==> flow/design.v <==
`timescale 1ns/10ps
module flex_counter
  #(
    parameter NUM_CNT_BITS = 4
    )
  (
   input wire 			   clk,
   input wire 			   n_rst,
   input wire 			   clear,
   input wire 			   count_enable,
   input wire [(NUM_CNT_BITS-1):0] rollover_val,
   output reg [(NUM_CNT_BITS-1):0] count_out,
   output reg 			   rollover_flag
   );
   reg [(NUM_CNT_BITS-1):0] temp_count_out;
   reg 			    temp_rollover_flag;
   always_ff @ (posedge clk, negedge n_rst)
     begin
	if (n_rst == 1'b0)  
	  begin
	     count_out <= '0;
	     rollover_flag <= 1'b0;
	  end
	else
	  begin
	     count_out <= temp_count_out;
	     rollover_flag <= temp_rollover_flag;
	  end
     end  
   always_comb				 
     begin
	temp_count_out = count_out;
	if (clear == 1'b1)
	  begin
	     temp_count_out = '0;
	  end
	else
	  begin
	     if (count_enable == 1'b1)
	       begin
		  temp_count_out = temp_count_out + 1'b1;
		  if (temp_count_out > rollover_val)
		    begin
		       temp_count_out = 1'b1;
		    end
	       end
	  end  
     end  
   always_comb				 
     begin
	temp_rollover_flag = rollover_flag;
	if (clear == 1'b1)
	  begin
	     temp_rollover_flag = 1'b0;
	  end
	else
	  begin
	     if (temp_count_out == rollover_val)
	       begin
		  temp_rollover_flag = 1'b1;
	       end
	     else
	       begin
		  temp_rollover_flag = 1'b0;
	       end
	  end  
     end  
endmodule  
module flex_pts_sr
  #(
    parameter NUM_BITS =4,
    parameter SHIFT_MSB = 1'b1
    )
   (
    input wire 		      clk, n_rst, shift_enable, load_enable,
    input wire [NUM_BITS-1:0] parallel_in,
    output reg 		      serial_out
    );
   reg [NUM_BITS-1:0] 	      parallel;
   reg [NUM_BITS-1:0] 	      parallel_nxt;
   reg 			      serial;
   reg 			      x;
   always_comb
     begin
	if(load_enable)
	  begin
	     parallel_nxt = parallel_in;
	     serial_out = parallel_nxt[NUM_BITS - 1];
	  end
	else
	  begin
	     if(shift_enable)
	       begin
		  if(SHIFT_MSB ==1 )begin
		     parallel_nxt = {parallel[NUM_BITS-2:0],1'b1};
		     serial_out = parallel[NUM_BITS-2];
		  end
		  else
		    begin
		       parallel_nxt= {1'b1,parallel[NUM_BITS-1:1]};
		       serial_out = parallel[0];
		    end
	       end
	     else
	       begin
		  parallel_nxt = parallel;
		  serial_out = 1;
	       end  
	  end
     end  
   always_ff @(posedge clk, negedge n_rst)
     begin
	if(n_rst == 0 )
	  begin
	     parallel <= '1;
	  end
	else
	  begin
	     parallel<= parallel_nxt;
	  end
     end  
   endmodule
`timescale 1ns/10ps
module flex_stp_sr
  #(
    parameter NUM_BITS = 4,
    parameter SHIFT_MSB = 1
    )
  (
   input wire clk,
   input wire n_rst,
   input wire shift_enable,
   input wire serial_in,
   output reg [(NUM_BITS-1):0] parallel_out
   );
   integer 		       i;
   always_ff @ (posedge clk, negedge n_rst)
     begin
	if (n_rst == 1'b0)
	  begin
	     for (i = 0; i < NUM_BITS; i = i + 1)
	       begin
		  parallel_out[i] <= 1;
	       end
	  end
	else
	  begin
             if (shift_enable == 1)
	       begin
		  if (SHIFT_MSB == 1)
		    begin
		       for (i = (NUM_BITS - 1); i > 0; i = i - 1)
			 begin
			    parallel_out[i] <= parallel_out[i - 1];
			 end
		       parallel_out[0] <= serial_in;
		    end
		  else
		    begin
		       for (i = 0; i < (NUM_BITS - 1); i = i + 1)
			 begin
			    parallel_out[i] <= parallel_out[i + 1];
			 end
		       parallel_out[NUM_BITS - 1] <= serial_in;
		    end
	       end  
	  end  
     end  
endmodule  
module tx_sr
  (
   input 	clk,
   input 	n_rst,
   input 	tx_enable,
   input 	load_enable,
   input [31:0] tx_data,
   output reg 	tx_out
   );
   flex_pts_sr #(32, 1) TX_SR
     (
      .clk(clk),
      .n_rst(n_rst),
      .shift_enable(tx_enable),
      .load_enable(load_enable),
      .parallel_in(tx_data),
      .serial_out(tx_out)
      );
endmodule  
module rx_sr
  (
   input 	     clk,
   input 	     n_rst,
   input 	     rx_enable,
   input wire 	     can_bus_data,
   output reg [31:0] rx_data
   );
   flex_stp_sr #(32, 1) RX_SR
     (
      .clk(clk),
      .n_rst(n_rst),
      .shift_enable(rx_enable),
      .serial_in(can_bus_data),
      .parallel_out(rx_data)
      );
endmodule  
module can_crc
  (
   input wire	     data,
   input wire	     crc_en,
   input wire	     clk,
   input wire 	     n_rst,
   output reg [14:0] crc_out
   );
   wire 	 crc_next;
   wire [14:0] 	 crc_temp;
   assign crc_temp = {crc_out[13:0],data};
   always_ff @ (posedge clk, negedge n_rst)
     begin
	if (n_rst == 1'b0)
	  begin
	     crc_out <= '0;
	  end
	else if (crc_en)
	  begin	 
	       crc_out <= crc_temp ^ 15'b0100010110011001;
	  end
     end  
endmodule  
`timescale 1ns / 10ps
module arbitration
  #(localparam [10:0] id = 11'b10101010000)
  (
   input wire clk,
   input wire n_rst,
   input wire rxd,
   input wire arbitration_start,
   output reg win,
   output reg loose 	     
   );
   reg 		     clear;
   wire     count_enable;
   reg 	[3:0]	     count_out;
   reg 		     rollover_flag;
   reg 		     tracking;
   assign count_enable = (arbitration_start && !tracking);
   flex_counter FLEX_COUNTER 
   (
    .clk(clk),
    .n_rst(n_rst),
    .clear(clear),
    .count_enable(count_enable),
    .rollover_val(4'b1010),
    .count_out(count_out),
    .rollover_flag(rollover_flag)
    );
   reg 		     winph;
   reg 		     looseph;
   reg 		     trackingph;
always_comb
  begin
     winph = win;
     looseph = loose;
     trackingph = tracking;
     clear = 0;
     if(arbitration_start)
       begin
     if(id[10-count_out] != rxd && tracking ==0)  
       begin
	  if(id[10-count_out] == 1) 
	    begin
	       trackingph = 1;
	       looseph = 1;
	       clear = 1;
	    end
	  else if(rxd == 1)
	    begin
	       trackingph = 1;
	       winph = 1;
	       clear = 1;
	    end
       end
     if(tracking ==1)
       begin
	  winph = 0;
	  looseph = 0;
	  clear = 1;
       end
       end  
     else
       begin
	  trackingph = 0;
       end  
  end
   always_ff @ (posedge clk, negedge n_rst)
     begin
	if(n_rst == 0)
	  begin
	     win <=0;
	     loose<=0;
	     tracking<=0;
	  end
	else
	  begin
	     win<=winph;
	     loose<=looseph;
	     tracking<=trackingph;
	  end  
     end  
endmodule  
`timescale 1ns / 10ps
module acceptance_filter
  (
   input wire 	clk,
   input wire 	n_rst,
   input wire 	enable,
   input wire 	rxd ,
   input [14:0] crc_calculated,
   output wire 	correct  
   );
   reg 		     clear;
   reg     count_enable;
   reg 	[3:0]	     count_out;
   reg 		     rollover_flag;
   reg 		     tracking;
   flex_counter FLEX_COUNTER 
   (
    .clk(clk),
    .n_rst(n_rst),
    .clear(clear),
    .count_enable(count_enable),
    .rollover_val(4'b1110),
    .count_out(count_out),
    .rollover_flag(rollover_flag)
    );
   reg 		     correctph;
   reg 		     trackingph;
   reg 		     correct1;
   assign correct = (count_out == 14 && correct1);
always_comb
  begin
     trackingph = tracking;
     correctph = 1;
     clear = 0;
     count_enable = 1;
     if(tracking) 
       correctph = 0;
     if(enable && tracking==0)  
       begin
	  clear = 0;
	  correctph = 1;
	  if(crc_calculated[14-count_out] !=rxd)
	    begin
	       correctph = 0;
	       trackingph =1;	       
	    end
       end
     if(!enable)
       begin
	  trackingph = 0;
	  count_enable = 0;
	  clear = 1;
       end
  end  
   always_ff @ (posedge clk, negedge n_rst)
     begin
	if(n_rst == 0)
	  begin
	     tracking<=0;
	     correct1<= 0;
	  end
	else
	  begin
	     correct1 <= correctph;
	     tracking<=trackingph;
	  end  
     end  
endmodule  
`timescale 1ns / 10ps
module can_register
  (
   input wire 	     clk,
   input wire 	     n_rst,
   input wire [31:0] command,
   input wire 	     rxd,
   output reg 	     txd, 
   output reg 	     write_fifo,
   output reg 	     read_fifo,
   output reg [31:0] send_data
   );
   typedef enum      bit [2:0] {SOF, ARBITRATION, CONTROL, DATA, CRC, ACK, EOF} stateType;
   stateType state;
   stateType next_state;
   reg [31:0] 	     rx_data;
   reg 		     rx_enable;
   reg 		     win_lose;
   reg 		     arbitration_start;
   reg 		     crc_enable;
   reg [14:0] 	     crc;
   reg 		     af_enable;
   reg 		     correct;
   reg 		     load_enable;
   reg [31:0] 	     send_data_to_tx;
    reg 		     tx_enable;
   reg [5:0] 	     num_bits;
   reg 		     clear;
   reg 		     count_enable;
   reg [5:0] 	     count_out;
   reg 		     rollover_flag;
   reg [5:0] 	     rollover_val;
 reg [31:0] send_dataph;
   reg [31:0] 	     temp_rx_data;
   wire 		     store_data;
   assign store_data = (state == CRC && count_out == 0);
   always_ff @ (negedge clk)
     begin
	if (n_rst == 1'b0)
	  begin
	     temp_rx_data <= '0;
	  end
	else
	  begin
	     if( store_data)
	       temp_rx_data   <=rx_data;
	  end  
     end  
   reg 	WRITE_CANph;
   reg 	WRITE_CAN;
   acceptance_filter ACCEPT
     (
      .clk(clk),
      .n_rst(n_rst),
      .rxd(rxd),
      .crc_calculated(crc),
      .correct(correct),
      .enable(af_enable)
      );
   wire data_for_crc;
   assign data_for_crc = (WRITE_CAN)? txd : rxd;
   can_crc CRC_module
     (
      .data(data_for_crc),
      .crc_en(crc_enable),
      .clk(clk),
      .n_rst(n_rst),
      .crc_out(crc)
      );
   flex_counter #(6) FLEX_COUNTER
   (
    .clk(clk),
    .n_rst(n_rst),
    .clear(clear),
    .count_enable(count_enable),
    .rollover_val(rollover_val),
    .count_out(count_out),
    .rollover_flag(rollover_flag)
    );
   tx_sr TX_SR
     (
      .clk(clk),
      .n_rst(n_rst),
      .tx_enable(tx_enable),
      .load_enable(load_enable),
      .tx_data(send_data_to_tx),
      .tx_out(txd)
      );
   rx_sr RX_SR
     (
      .clk(clk),
      .n_rst(n_rst),
      .rx_enable(rx_enable),
      .can_bus_data(rxd),
      .rx_data(rx_data)
      );
   arbitration ARBITRATION_module
     (
      .clk(clk),
      .n_rst(n_rst),
      .rxd(rxd),
      .arbitration_start(arbitration_start),
      .win(win),
      .loose(loose)
      );
   wire [31:0]	data_stored_commandph;
   reg 	[31:0]data_stored_command;
   reg 	      sync1; 
   reg 	      sync2;
   reg 	      sync;
   wire       sync_final;
   assign sync_final = (sync1 || sync2);
   assign data_stored_commandph = (sync2) ? command : data_stored_command;
   always_ff @ (posedge clk, negedge n_rst)
     begin
	if (n_rst == 1'b0)
	  begin
	     sync1 <= 0;
	     sync2<=0;
	     state <= SOF;
		send_data <= '0;
	     WRITE_CAN<= 1;
	  end
	else
	  begin
	     sync1<= sync;
	     sync2<= sync1;
	     send_data<= send_dataph;
	     WRITE_CAN<= WRITE_CANph;
	     state <= next_state;
	  end
     end  
   always_ff @( negedge clk)
     begin
	if(n_rst == 1'b0)
	  data_stored_command<= '1;
	else
	  data_stored_command<= data_stored_commandph;
       end
   always_comb
     begin
	next_state = state;
	case(state)
	  SOF:
	    begin
		 next_state = ARBITRATION;
	    end
	  ARBITRATION:
	    begin
	       if (count_out == 10)
		 next_state = CONTROL;
	       else
		 next_state = ARBITRATION;
	    end
	  CONTROL:
	    begin
	       if (count_out == 7)
		 next_state = DATA;
	       else
		 next_state = CONTROL;
	    end
	  DATA:
	    begin
	       if (count_out == 31)
		 next_state = CRC;
	       else
		 next_state = DATA;   
	    end
	  CRC:
	    begin
	       if (count_out == 14)
		 next_state = ACK;
	       else
		 next_state = CRC;
	    end
	  ACK:
	    begin
		 next_state = EOF;
	    end
	  EOF:
	    begin
		 next_state = SOF;
	    end
	endcase  
     end  
   always_comb
     begin
	load_enable = 1'b0;
	send_data_to_tx = '0;
	arbitration_start = 1'b0;
	clear = 1'b0;
	count_enable = 1'b0;
	rollover_val = '0;
	tx_enable = 1'b1;
	rx_enable = 1'b1;
	crc_enable = 1'b0;
	read_fifo = 1'b0;
	write_fifo = 1'b0;
	af_enable = 1'b0;
	WRITE_CANph = WRITE_CAN;
	sync = 0;
	send_dataph = send_data;
	case(state)
	  SOF:
	    begin
	       count_enable = 1'b1;
	       rollover_val = 1;
	       if (count_out == 0)
		 begin
		    load_enable = 1'b1;
		    tx_enable = 1'b1;
		    rx_enable = 1'b1;
		    count_enable = 1'b0;
		    clear = 1'b1;
		 end
	    end  
	  ARBITRATION:
	    begin
	       count_enable = 1'b1;
	       rollover_val = 10;
	       tx_enable = 1;
	       rx_enable = 1;
	       arbitration_start = 1'b1;
	       if (count_out == 0)
		 begin
		    load_enable = 1'b1;
		    tx_enable = 1'b1;
		    rx_enable = 1'b1;
		    send_data_to_tx = { 31'b0101010000000000000000000000000};
		 end
	       else if (count_out != 10)
		   begin
		      if (win)
			begin
			   count_enable = 1'b1;
			   clear = 1'b0;
			   read_fifo = 1'b1;
			   WRITE_CANph = 1;
			   sync = 1;
			end
		      else if (loose)
			begin
			   count_enable = 1'b1;
			   clear = 1'b0;
			   WRITE_CANph = 0;			   
			end
		      else
			begin
			   tx_enable = 1'b1;
			   rx_enable = 1'b1;
			   clear = 1'b0;
			end
		   end
		 else
		   begin
		      count_enable = 1'b0;
		      clear = 1'b1;
		   end
	    end  
	  CONTROL:
	    begin
		send_dataph = '0;	
	       count_enable = 1'b1;
	       rollover_val = 7;
	       if (count_out == 0)
		 begin
		    load_enable = 1'b1;
		    tx_enable = 1'b1;
		    rx_enable = 1'b1;
		    send_data_to_tx = { 31'b00100000000000000000000000000000};
		 end
	       else
		 begin
		    if (count_out != 7)
		      begin
			 tx_enable = 1'b1;
			 rx_enable = 1'b1;
			 send_data_to_tx = {31'b00100000000000000000000000000000};
		      end
		    else
		      begin
			 read_fifo = 1'b0;
			 count_enable = 1'b0;
			 clear = 1'b1;
		      end
		 end  
	    end  
	  DATA:
	    begin	  
	       count_enable = 1'b1;
	       rollover_val = 31;
	       crc_enable = 1'b1;
	        if (count_out == 0)
		 begin
		    load_enable = 1'b1;
		    tx_enable = 1'b1;
		    rx_enable = 1'b1;
		    send_data_to_tx = data_stored_command;
		 end
	       else
		 begin
		    if (count_out != 31)
		      begin
			 tx_enable = 1'b1;
			 rx_enable = 1'b1;
		      end
		    else
		      begin
			 count_enable = 1'b0;
			 clear = 1'b1;
		      end
		 end  
	    end  
	  CRC:
	    begin
	       count_enable = 1'b1;
	       rollover_val = 14;
	       send_data_to_tx = crc<<17;
	       if(count_out >= 1)
		  af_enable = 1'b1;
	       if (count_out == 0)
		 begin
		    load_enable = 1'b1;
		    tx_enable = 1'b1;
		    rx_enable = 1'b1;
		 end
	       else
		 begin
		    if (count_out != 14)
		      begin
			 tx_enable = 1'b1;
			 rx_enable = 1'b1;
		      end
		    else
		      begin
			 tx_enable = 1;
			 count_enable = 1'b0;
			 clear = 1'b1;
		      end  
		 end  
	    end  
	  ACK:
	    begin
	       af_enable = 1'b0;
	       count_enable = 1'b1;
	       rollover_val = 1;
	       if (count_out == 0)
		 begin
		    load_enable = 1'b1;
		    tx_enable = 1'b1;
		    rx_enable = 1'b1;
		    count_enable = 1'b0;
		    clear = 1'b1;
		    if (correct == 1'b1)
		      begin
			 send_data_to_tx = 8'h00000000;
			 send_dataph = temp_rx_data;
			 write_fifo = 1'b1;
		      end
		    else
		      send_data_to_tx = 8'h00;
		 end
	    end  
	  EOF:
	    begin
	       count_enable = 1'b1;
	       rollover_val = 1;
	       if (count_out == 0)
		 begin
		    load_enable = 1'b1;
		    tx_enable = 1'b1;
		    rx_enable = 1'b1;
		    send_data_to_tx = '0;
		    count_enable = 1'b0;
		    clear = 1'b1;
		 end
	    end  
	endcase  
     end  
endmodule  
module Sensor_FIFO_storage
(
	input wire write_clk,
	input wire read_clk,
	input wire n_rst,
	input wire write_command,
	input wire read_command,
	input wire [31:0] write_data,
	output reg fifo_full,
	output reg fifo_empty,
	output reg [31:0] read_data
);
reg write_enable;
reg read_enable;
reg [3:0] write_pointer;
reg [3:0] read_pointer;
logic FIFO_write;
reg read_clear, read_corner_clear;
reg write_clear, write_corner_clear;
reg [7:0][31:0] data;
flex_counter #(4) READ_COUNTER (.clk(read_clk), .n_rst(n_rst), .count_enable(read_enable), .rollover_val(4'd8), .count_out(read_pointer), .clear(read_clear | read_corner_clear));
flex_counter #(4) WRITE_COUNTER (.clk(write_clk), .n_rst(n_rst), .count_enable(write_enable), .rollover_val(4'd8), .count_out(write_pointer), .clear(write_clear | write_corner_clear));
always_comb begin
	write_enable = 0;
	if(write_command) begin
		if(!fifo_full | (fifo_full && ((write_pointer + 1) == read_pointer)))		 
			write_enable = 1;
		else
			write_enable = 0;
	end
end
always_comb begin
	read_enable = 0;
	if(read_command) begin
		if(!fifo_empty)
			read_enable = 1;
		else
			read_enable = 0;
	end
end
always_ff @(posedge write_clk) begin
	if(n_rst == 0) begin
		data[0] <= 32'h0;		 
		data[1] <= 32'h0;
		data[2] <= 32'h0;
		data[3] <= 32'h0;
		data[4] <= 32'h0;
		data[5] <= 32'h0;
		data[6] <= 32'h0;
		data[7] <= 32'h0;
	end
	else begin
		if(FIFO_write && !write_pointer[3])	 
			data[write_pointer[2:0]] <= write_data;
	end
end
always_comb begin
	fifo_empty = 0;
	read_corner_clear = 0;
	write_corner_clear = 0;
	if((read_pointer == write_pointer)) begin
		fifo_empty = 1;
		if(read_pointer != 0) begin
			read_corner_clear = 1;
			write_corner_clear = 1;
		end
	end
end
always_comb begin
	fifo_full = 0;
	if((write_pointer == 4'd8 && read_pointer == 0) || ((write_pointer + 1) == read_pointer))
		fifo_full = 1;
end
assign FIFO_write = !fifo_full;
always_comb begin
	read_clear = 0;
	write_clear = 0;
	if(write_pointer == 4'd8 && read_pointer != 4'd0)	 
		write_clear = 1;
	if(read_pointer == 4'd8)
		read_clear = 1;
end
always_comb begin
	if(fifo_empty || read_pointer[3])	 
		read_data = 0;
	else
		read_data = data[read_pointer[2:0]];
end
endmodule 
module Command_FIFO_storage
(
	input wire write_clk,
	input wire read_clk,
	input wire n_rst,
	input wire write_command,
	input wire read_command,
	input wire [31:0] write_data,
	output reg fifo_full,
	output reg fifo_empty,
	output reg [31:0] read_data
);
reg write_enable;
reg read_enable;
reg [3:0] write_pointer;
reg [3:0] read_pointer;
logic FIFO_write;
reg read_clear, read_corner_clear;
reg write_clear, write_corner_clear;
reg [7:0][31:0] data;
flex_counter #(4) READ_COUNTER (.clk(read_clk), .n_rst(n_rst), .count_enable(read_enable), .rollover_val(4'd8), .count_out(read_pointer), .clear(read_clear | read_corner_clear));
flex_counter #(4) WRITE_COUNTER (.clk(write_clk), .n_rst(n_rst), .count_enable(write_enable), .rollover_val(4'd8), .count_out(write_pointer), .clear(write_clear | write_corner_clear));
always_comb begin
	write_enable = 0;
	if(write_command) begin
		if(!fifo_full | (fifo_full && ((write_pointer + 1) == read_pointer)))	 
			write_enable = 1;
		else
			write_enable = 0;
	end
end
always_comb begin
	read_enable = 0;
	if(read_command) begin
		if(!fifo_empty)
			read_enable = 1;
		else
			read_enable = 0;
	end
end
always_ff @(posedge write_clk) begin
	if(n_rst == 0) begin		 
		data[0] <= 32'h0;
		data[1] <= 32'h0;
		data[2] <= 32'h0;
		data[3] <= 32'h0;
		data[4] <= 32'h0;
		data[5] <= 32'h0;
		data[6] <= 32'h0;
		data[7] <= 32'h0;
	end
	else begin	
		if(FIFO_write && !write_pointer[3])	 
			data[write_pointer[2:0]] <= write_data;
	end
end
always_comb begin
	fifo_empty = 0;
	read_corner_clear = 0;
	write_corner_clear = 0;
	if((read_pointer == write_pointer)) begin
		fifo_empty = 1;
		if(read_pointer != 0) begin
			read_corner_clear = 1;
			write_corner_clear = 1;
		end
	end
end
always_comb begin
	fifo_full = 0;
	if((write_pointer == 4'd8 && read_pointer == 0) || ((write_pointer + 1) == read_pointer))
		fifo_full = 1;
end
assign FIFO_write = !fifo_full;
always_comb begin
	read_clear = 0;
	write_clear = 0;
	if(write_pointer == 4'd8 && read_pointer != 4'd0)	 
		write_clear = 1;
	if(read_pointer == 4'd8)
		read_clear = 1;
end
always_comb begin
	if(fifo_empty || read_pointer[3])	 
		read_data = 0;
	else
		read_data = data[read_pointer[2:0]];
end
endmodule 
module Control_Unit
(
	input clk, n_rst,
	input logic [15:0] command_data, address,
	input logic renable, wenable,
	input logic [2:0] data_size, burst_size,
	output logic [31:0] sensor_data,
	output logic slave_wait,
	input logic sensor_fifo_full, sensor_fifo_empty,
	output logic sensor_read, sensor_write,
	input logic command_fifo_full, command_fifo_empty,
	output logic command_read, command_write,
	input logic [31:0] command_rdata, sensor_rdata,
	output logic [31:0] command_wdata, sensor_wdata,
	input logic [31:0] rx_data,
	input logic read_fifo,
	input logic write_fifo,
	output logic [31:0] tx_data
);
localparam CAN_BUS_READY = 1'b1;
localparam CAN_BUS_BUSY = 1'b0;
typedef enum bit [3:0] {IDLE, CHECK_SENSOR_FIFO, CHECK_COMMAND_FIFO, READ_SENSOR, WRITE_SENSOR, READ_COMMAND, WRITE_COMMAND, NO_SENSOR_DATA, NO_COMMAND_DATA, COMMAND_FULL, WAIT_STATE} stateType;
stateType state, next_state, current, next;
always_ff @ (posedge clk, negedge n_rst) begin
	if(n_rst == 1'b0) begin
		state <= IDLE;
		current <= IDLE;
	end
	else begin
		current <= next;
		state <= next_state;
	end
end
always_comb begin
	tx_data = 32'hFFFFFFFF;
	command_read = 0;
	command_write = 0;
	sensor_read = 0;
	sensor_write = 0;
	sensor_data = 32'h0;
	slave_wait = 1;
	command_wdata = 32'h0;
	sensor_wdata = 32'h0;
	next_state = state;
	next = current;
	case(state) 
		IDLE: begin
			if(write_fifo)
				next_state = WRITE_SENSOR;
			else if(read_fifo)
				next_state = CHECK_COMMAND_FIFO;
			else begin
				next_state = IDLE;
				slave_wait = 1;
			end
		end
		CHECK_COMMAND_FIFO: begin
			slave_wait = 0;
			if(command_fifo_empty)
				next_state = NO_COMMAND_DATA;
			else
				next_state = READ_COMMAND;
		end
		NO_COMMAND_DATA: begin
			next_state = IDLE;
			command_read = 0;
			slave_wait = 0;
		end
		READ_COMMAND: begin
			command_read = 1;
			tx_data = command_rdata;
			next_state = WAIT_STATE;
		end
		WRITE_SENSOR: begin
			sensor_write = 1;
			sensor_wdata = rx_data;
			next_state = WAIT_STATE;
		end
		WAIT_STATE: begin
			if(!read_fifo)
				next_state = IDLE;
			else
				next_state = WAIT_STATE;
			slave_wait = 0;
		end
	endcase
	case(current)
		IDLE: begin
			slave_wait = 0;
			if(wenable)
				next = CHECK_COMMAND_FIFO;
			else if(renable)
				next = CHECK_SENSOR_FIFO;
			else
				next = IDLE;
		end
		CHECK_COMMAND_FIFO: begin
			if(command_fifo_full) begin
				slave_wait = 1;
				next = COMMAND_FULL;
			end
			else
				next = WRITE_COMMAND;
		end
		CHECK_SENSOR_FIFO: begin
			if(sensor_fifo_empty) begin
				slave_wait = 1;
				next = NO_SENSOR_DATA;
			end
			else 
				next = READ_SENSOR;
		end
		COMMAND_FULL: begin
			command_write = 0;
			slave_wait = 1;
			if(renable)
				next = CHECK_SENSOR_FIFO;
			else
				next = IDLE;
		end
		WRITE_COMMAND: begin
			command_write = 1;
			command_wdata = {address, command_data};
			if(renable)
				next = CHECK_SENSOR_FIFO;
			else
				next = IDLE;
			slave_wait = 1;
		end
		NO_SENSOR_DATA: begin
			sensor_read = 0;
			slave_wait = 1;
			if(wenable)
				next = CHECK_COMMAND_FIFO;
			else
				next = IDLE;
		end
		READ_SENSOR: begin
			sensor_read = 1;
			slave_wait = 1;
			sensor_data = sensor_rdata;
			if(wenable)
				next = CHECK_COMMAND_FIFO;
			else
				next = IDLE;
		end	
	endcase
end
endmodule 
module AHB_Slave
#(
	parameter BASE_ADDRESS = 32'h0,
	parameter NUMBER_OF_ADDRESSES = 32		 
)
(
	input logic HCLK, HRESETn, HWRITE, HSEL,
	input logic [31:0] HADDR, HWDATA,
	input logic [1:0] HTRANS,
	input logic [2:0] HBURST, HSIZE,
	output logic [31:0] HRDATA,
	output logic HRESP, HREADYOUT,
	input logic [31:0] sensor_data,
	input logic slave_wait,
	output logic [15:0] command_data, address,
	output logic renable, wenable,
	output logic [2:0] data_size, burst_size
);
localparam ADDRESS_MAX = BASE_ADDRESS + NUMBER_OF_ADDRESSES - 1;
localparam IDLE_TRANS = 2'b00;		 
localparam BUSY_TRANS = 2'b01;		 
localparam NONSEQ_TRANS = 2'b10;	 
localparam SEQ_TRANS = 2'b11;		 
localparam SINGLE_BURST = 3'b000;
localparam INCR_BURST = 3'b001;
localparam WRAP4_BURST = 3'b010;
localparam INCR4_BURST = 3'b011;
localparam WRAP8_BURST = 3'b100;
localparam INCR8_BURST = 3'b101;
localparam WRAP16_BURST = 3'b110;
localparam INCR16_BURST = 3'b111;
localparam SLAVE_OKAY = 1'b0;
localparam SLAVE_ERROR = 1'b1;
localparam SLAVE_READY = 1'b1;
localparam SLAVE_NOTREADY = 1'b0;
typedef enum bit [2:0] {IDLE, READ, WRITE, FIRST_ERROR, SECOND_ERROR} stateType;
stateType state, next_state;
logic [4:0] burst_counter;  
always_ff @ (posedge HCLK, negedge HRESETn) begin
	if(HRESETn == 0) begin
		state <= IDLE;
		burst_counter <= 0;
	end
	else begin
		state <= next_state;
		if(HTRANS == NONSEQ_TRANS)	 
			burst_counter <= 1;
		else if(HTRANS == SEQ_TRANS)
			burst_counter <= burst_counter + 1;
		else
			burst_counter <= burst_counter;
	end
end
always_comb begin
	next_state = state;
	case(state)
		IDLE: begin		 
			if(HSEL) begin
				if((HADDR[14:0] > ADDRESS_MAX) || (HTRANS != NONSEQ_TRANS))
					next_state = FIRST_ERROR;
				else if(HWRITE)
					next_state = WRITE;
				else 
					next_state = READ;
			end
			else
				next_state = IDLE;
		end
		READ: begin
			if(HTRANS == BUSY_TRANS)		 
				next_state = READ;
			else if(HSEL) begin
				if(HADDR[14:0] > ADDRESS_MAX)
					next_state = FIRST_ERROR;
				else if(HSEL && HWRITE && HTRANS == NONSEQ_TRANS)
					next_state = WRITE;
				else if(HSEL && ~HWRITE)
					next_state = READ;
				else
					next_state = FIRST_ERROR;
			end
			else
				next_state = IDLE;
		end
		WRITE: begin			 
			if(HTRANS == BUSY_TRANS)
				next_state = WRITE;
			else if(HSEL) begin
				if(HADDR[14:0] > ADDRESS_MAX)
					next_state = FIRST_ERROR;
				else if(HSEL && ~HWRITE && HTRANS == NONSEQ_TRANS)
					next_state = READ;
				else if(HSEL && HWRITE)
					next_state = WRITE;
				else
					next_state = FIRST_ERROR;
			end
			else
				next_state = IDLE;
		end
		FIRST_ERROR: begin			 
			next_state = SECOND_ERROR;
		end
		SECOND_ERROR: begin
			next_state = IDLE;
		end
	endcase
end
assign HRESP = ((state == FIRST_ERROR) || (state == SECOND_ERROR))? SLAVE_ERROR : SLAVE_OKAY;
assign HRDATA = sensor_data;
assign command_data = HWDATA[15:0];
assign HREADYOUT = ((state == FIRST_ERROR)? 1'b0 : ((state == SECOND_ERROR)? 1'b0 : ~slave_wait));
assign address = {HADDR[31], HADDR[14:0]};
assign burst_size = HBURST;
assign data_size = HSIZE;
assign renable = (state == READ && HTRANS != BUSY_TRANS);
assign wenable = (state == WRITE && HTRANS != BUSY_TRANS);
endmodule 
module AHB2CAN_top
(
	input logic HCLK, HRESETn, HWRITE, HSEL,
	input logic [31:0] HADDR, HWDATA,
	input logic [1:0] HTRANS,
	input logic [2:0] HBURST, HSIZE,
	output logic [31:0] HRDATA,
	output logic HRESP, HREADYOUT,
	input logic rx_data,
	output logic tx_data
);
reg [31:0] sensor_data;
reg [15:0] address, command_data;
reg slave_wait, renable, wenable;
reg [2:0] data_size, burst_size;
reg sensor_fifo_full, sensor_fifo_empty, sensor_read, sensor_write, command_fifo_full, command_fifo_empty, command_read, command_write;
reg [31:0] command_rdata, sensor_rdata, command_wdata, sensor_wdata;
reg read_fifo, write_fifo;
reg [31:0] CAN_rx_data, CAN_tx_data;
AHB_Slave AHBS (.HCLK(HCLK), 
		.HRESETn(HRESETn), 
		.HWRITE(HWRITE),
		.HSEL(HSEL),
		.HADDR(HADDR),
		.HWDATA(HWDATA),
		.HTRANS(HTRANS),
		.HBURST(HBURST),
		.HSIZE(HSIZE),
		.HRDATA(HRDATA),
		.HRESP(HRESP),
		.HREADYOUT(HREADYOUT),
		.sensor_data(sensor_data),
		.address(address),
		.command_data(command_data),
		.slave_wait(slave_wait),
		.renable(renable),
		.wenable(wenable),
		.data_size(data_size),
		.burst_size(burst_size)
);
Control_Unit CU(.clk(HCLK),
		.n_rst(HRESETn),
		.command_data(command_data),
		.address(address),
		.renable(renable),
		.wenable(wenable),
		.data_size(data_size),
		.burst_size(burst_size),
		.sensor_data(sensor_data),
		.slave_wait(slave_wait),
		.sensor_fifo_full(sensor_fifo_full),
		.sensor_fifo_empty(sensor_fifo_empty),
		.command_fifo_full(command_fifo_full),
		.command_fifo_empty(command_fifo_empty),
		.sensor_read(sensor_read),
		.sensor_write(sensor_write),
		.command_read(command_read),
		.command_write(command_write),
		.command_rdata(command_rdata),
		.command_wdata(command_wdata),
		.sensor_rdata(sensor_rdata),
		.sensor_wdata(sensor_wdata),
		.rx_data(CAN_rx_data),
		.read_fifo(read_fifo),
		.write_fifo(write_fifo),
		.tx_data(CAN_tx_data)
);
Sensor_FIFO_storage SFIFO      (.write_clk(HCLK),
				.read_clk(HCLK),
				.n_rst(HRESETn),
				.write_command(sensor_write),
				.read_command(sensor_read),
				.write_data(sensor_wdata),
				.fifo_full(sensor_fifo_full),
				.fifo_empty(sensor_fifo_empty),
				.read_data(sensor_rdata)
);
Command_FIFO_storage CFIFO     (.write_clk(HCLK),
				.read_clk(HCLK),
				.n_rst(HRESETn),
				.write_command(command_write),
				.read_command(command_read),
				.write_data(command_wdata),
				.fifo_full(command_fifo_full),
				.fifo_empty(command_fifo_empty),
				.read_data(command_rdata)
);
can_register CANbus    (.clk(HCLK),
			.n_rst(HRESETn),
			.command(CAN_tx_data),
			.rxd(rx_data),
			.txd(tx_data),
			.write_fifo(write_fifo),
			.read_fifo(read_fifo),
			.send_data(CAN_rx_data)
);
endmodule 		 
# Tool chain data of AHB2CAN_top
# What the tools print for AHB2CAN_top, step after step.
# Line numbers count from 1 in the design file above.
# Library cell names are shortened.
inputs:
  design: "AHB2CAN_top"
  clk_port: "HCLK"
  lib: "sky130hd"
  corner: "tt_025C_1v80"

# Elaborated design
# Yosys after proc, flatten, opt, wreduce and memory -nomap, before mapping. Memory bits, and registers merged into a memory's read port (data or address), are not among the register bits. Print and check cells are not counted.
op_classes:
  addsub: 13
  compare: 9
  eq_ne: 52
  shifts: 8
  n_mux: 156
  bitwise: 18
  reduce_and_logical: 67
ops:
  columns: ["operator", "count"]
  rows:
  - ["256-bit bitwise AND", 2]
  - ["256-bit OR", 2]
  - ["256-bit by 9-bit variable part select with 32-bit output", 2]
  - ["256-bit NOT", 2]
  - ["32-bit by 33-bit variable shift with 256-bit output", 2]
  - ["32-bit by 33-bit variable shift with 256-bit output with constant A", 2]
  - ["32-bit two-way mux", 10]
  - ["32-bit parallel mux with 4-bit select", 1]
  - ["4-bit two-way mux", 23]
  - ["1-bit two-way mux", 90]
  - ["8-bit negation with 33-bit output", 2]
  - ["32-bit by 4-bit equality test with 1-bit output", 2]
  - ["32-bit parallel mux with 2-bit select", 1]
  - ["30-bit two-way mux", 2]
  - ["4-bit parallel mux with 5-bit select", 2]
  - ["3-bit two-way mux", 12]
  - ["4-bit equality test with constant B", 8]
  - ["31-bit two-way mux", 1]
  - ["5-bit parallel mux with 5-bit select", 1]
  - ["4-bit by 1-bit adder with 4-bit output with constant B", 6]
  - ["4-bit greater-than comparator with constant B", 6]
  - ["2-bit nonzero test", 11]
  - ["3-bit parallel mux with 7-bit select", 1]
  - ["1-bit logical AND", 19]
  - ["6-bit two-way mux", 3]
  - ["4-bit by 3-bit equality test with 1-bit output with constant B", 4]
  - ["4-bit zero test", 4]
  - ["15-bit by 5-bit greater-than comparator with 1-bit output with constant B", 1]
# Other operator kinds: 46; their cells: 101.
word_totals:
  ff_bits: 738
  output_inout_bits: 35
  word_cells: 381

# Depth
# Longest topological path by Yosys (ltp), each cell counted once; first at word level (registers and memories cut), then after technology mapping (sequential cells cut; the memories' decode and read muxes count).
depth:
  depth_word: 10
  ABC_AREA: 0
  depth_mapped: 12
  depth_no_buf: 11

# Synthesis result
# The flow's flattened synthesis, as Yosys stat reports it; memories are mapped. The netlist is that of the ABC_AREA named above (0 if unset); the other value can give another one.
# Totals and module areas in this step are rounded.
by_type:
  columns: ["cell_type", "count", "type_area_um2"]
  rows:
  - ["dfxtp_1", 576, 1.15E+04]
  - ["mux4_2", 131, 2950.33]
  - ["dfrtp_1", 105, 2627.52]
  - ["a32o_1", 256, 2.56E+03]
  - ["dfstp_2", 68, 1.79E+03]
  - ["a22o_1", 187, 1.64E+03]
  - ["nand2_1", 285, 1.07E+03]
  - ["clkbuf_1", 212, 795.763]
  - ["mux2i_1", 68, 680.653]
  - ["nor2_1", 171, 641.866]
  - ["a22oi_1", 78, 585.562]
  - ["o21ai_0", 107, 535.514]
  - ["ha_1", 33, 412.896]
  - ["a21oi_1", 74, 370.355]
  - ["o22a_1", 34, 297.786]
  - ["nand3_1", 52, 260.25]
  - ["buf_1", 55, 206.448]
  - ["inv_1", 44, 165.158]
# Not listed: further types 54, cells in them 266.
synth_totals:
  cells: 2802
  area_mm2: 0.0311
  seqArea_mm2: 0.0159
  flip_flops: 749
  buf_cells: 316
# The figures by module come from a second, unflattened synthesis with its own total; it is not the netlist above.
unflattened:
  hier_cells: 3733
  hier_area_mm2: 0.0369
# Rows give one instance, submodules left out.
modules:
  columns: ["module", "instances", "cells", "area_mm2"]
  rows:
  - ["Command_FIFO_storage", 1, 1060, 0.011]
  - ["Sensor_FIFO_storage", 1, 1147, 0.0109]
  - ["can_register", 1, 427, 0.00428]
  - ["flex_counter (NUM_CNT_BITS=4)", 4, 68, 0.000598]
  - ["flex_pts_sr", 1, 138, 0.00152]
  - ["flex_stp_sr", 1, 68, 0.00139]
  - ["Control_Unit", 1, 179, 0.00136]
  - ["flex_counter", 2, 72, 0.000592]
  - ["AHB_Slave", 1, 105, 0.000847]
  - ["flex_counter (NUM_CNT_BITS=6)", 1, 87, 0.000729]
  - ["can_crc", 1, 39, 0.000587]
  - ["acceptance_filter", 1, 45, 0.000435]
  - ["arbitration", 1, 22, 0.000205]
  - ["AHB2CAN_top", 1, 0, 0]
# Further modules, not shown: 2.

# Settings and measured results of 5 stored flow runs for module AHB2CAN_top (sky130hd), not sorted in any way. The constraints put input and output delay at 20% of the set period each and load the outputs with 0.01 pF.
# The results are shown rounded.
runs:
  - name: "run 1"
    settings:
      CORE_UTILIZATION: 40
      SETUP_SLACK_MARGIN: -0.07
      period_ns: 8.89
      CAP_MARGIN: 20
      CORE_MARGIN: 2
      SLEW_MARGIN: 20
    results:
      finalUtil_pct: 46.3
      yosys_chip_area_mm2: 0.0311
      post_route_stdcell_area_mm2: 0.0357
      setup_worst_slack_ps: 750
      final_setup_tns_ps: 0
      design.die.area_mm2: 0.08
  - name: "run 2"
    settings:
      CORE_UTILIZATION: 40
      period_ns: 5.11
      CAP_MARGIN: 20
      CORE_MARGIN: 2
      SLEW_MARGIN: 20
    results:
      finalUtil_pct: 46.3
      yosys_chip_area_mm2: 0.0311
      post_route_stdcell_area_mm2: 0.0357
      setup_worst_slack_ps: 103
      final_setup_tns_ps: 0
      design.die.area_mm2: 0.08
  - name: "run 3"
    settings:
      ABC_AREA: 0
      CAP_MARGIN: 5
      CELL_PAD_IN_SITES_GLOBAL_PLACEMENT: 3
      CORE_ASPECT_RATIO: 0.63
      CORE_UTILIZATION: 45
      CTS_CLUSTER_DIAMETER: 27
      CTS_CLUSTER_SIZE: 43
      GPL_TIMING_DRIVEN: 0
      PLACE_DENSITY_LB_ADDON: 0.18
      SLEW_MARGIN: 20
      period_ns: 11.7
      CORE_MARGIN: 2
    results:
      finalUtil_pct: 55.5
      yosys_chip_area_mm2: 0.0311
      post_route_stdcell_area_mm2: 0.038
      setup_worst_slack_ps: 1410
      final_setup_tns_ps: 0
      design.die.area_mm2: 0.0713
  - name: "run 4"
    settings:
      GPL_TIMING_DRIVEN: 0
      HOLD_SLACK_MARGIN: 0.27
      MIN_ROUTING_LAYER: "met2"
      SETUP_SLACK_MARGIN: 1.73
      TNS_END_PERCENT: 50
      period_ns: 10.0
      CAP_MARGIN: 20
      CORE_MARGIN: 2
      CORE_UTILIZATION: 40
      SLEW_MARGIN: 20
    results:
      finalUtil_pct: 46.6
      yosys_chip_area_mm2: 0.0311
      post_route_stdcell_area_mm2: 0.036
      setup_worst_slack_ps: 1510
      final_setup_tns_ps: 0
      design.die.area_mm2: 0.08
  - name: "run 5"
    settings:
      CELL_PAD_IN_SITES_GLOBAL_PLACEMENT: 3
      CTS_CLUSTER_SIZE: 31
      GPL_TIMING_DRIVEN: 0
      MIN_ROUTING_LAYER: "met1"
      SLEW_MARGIN: 5
      TNS_END_PERCENT: 50
      period_ns: 10.0
      CAP_MARGIN: 20
      CORE_MARGIN: 2
      CORE_UTILIZATION: 40
    results:
      finalUtil_pct: 46.8
      yosys_chip_area_mm2: 0.0311
      post_route_stdcell_area_mm2: 0.0361
      setup_worst_slack_ps: 873
      final_setup_tns_ps: 0
      design.die.area_mm2: 0.08
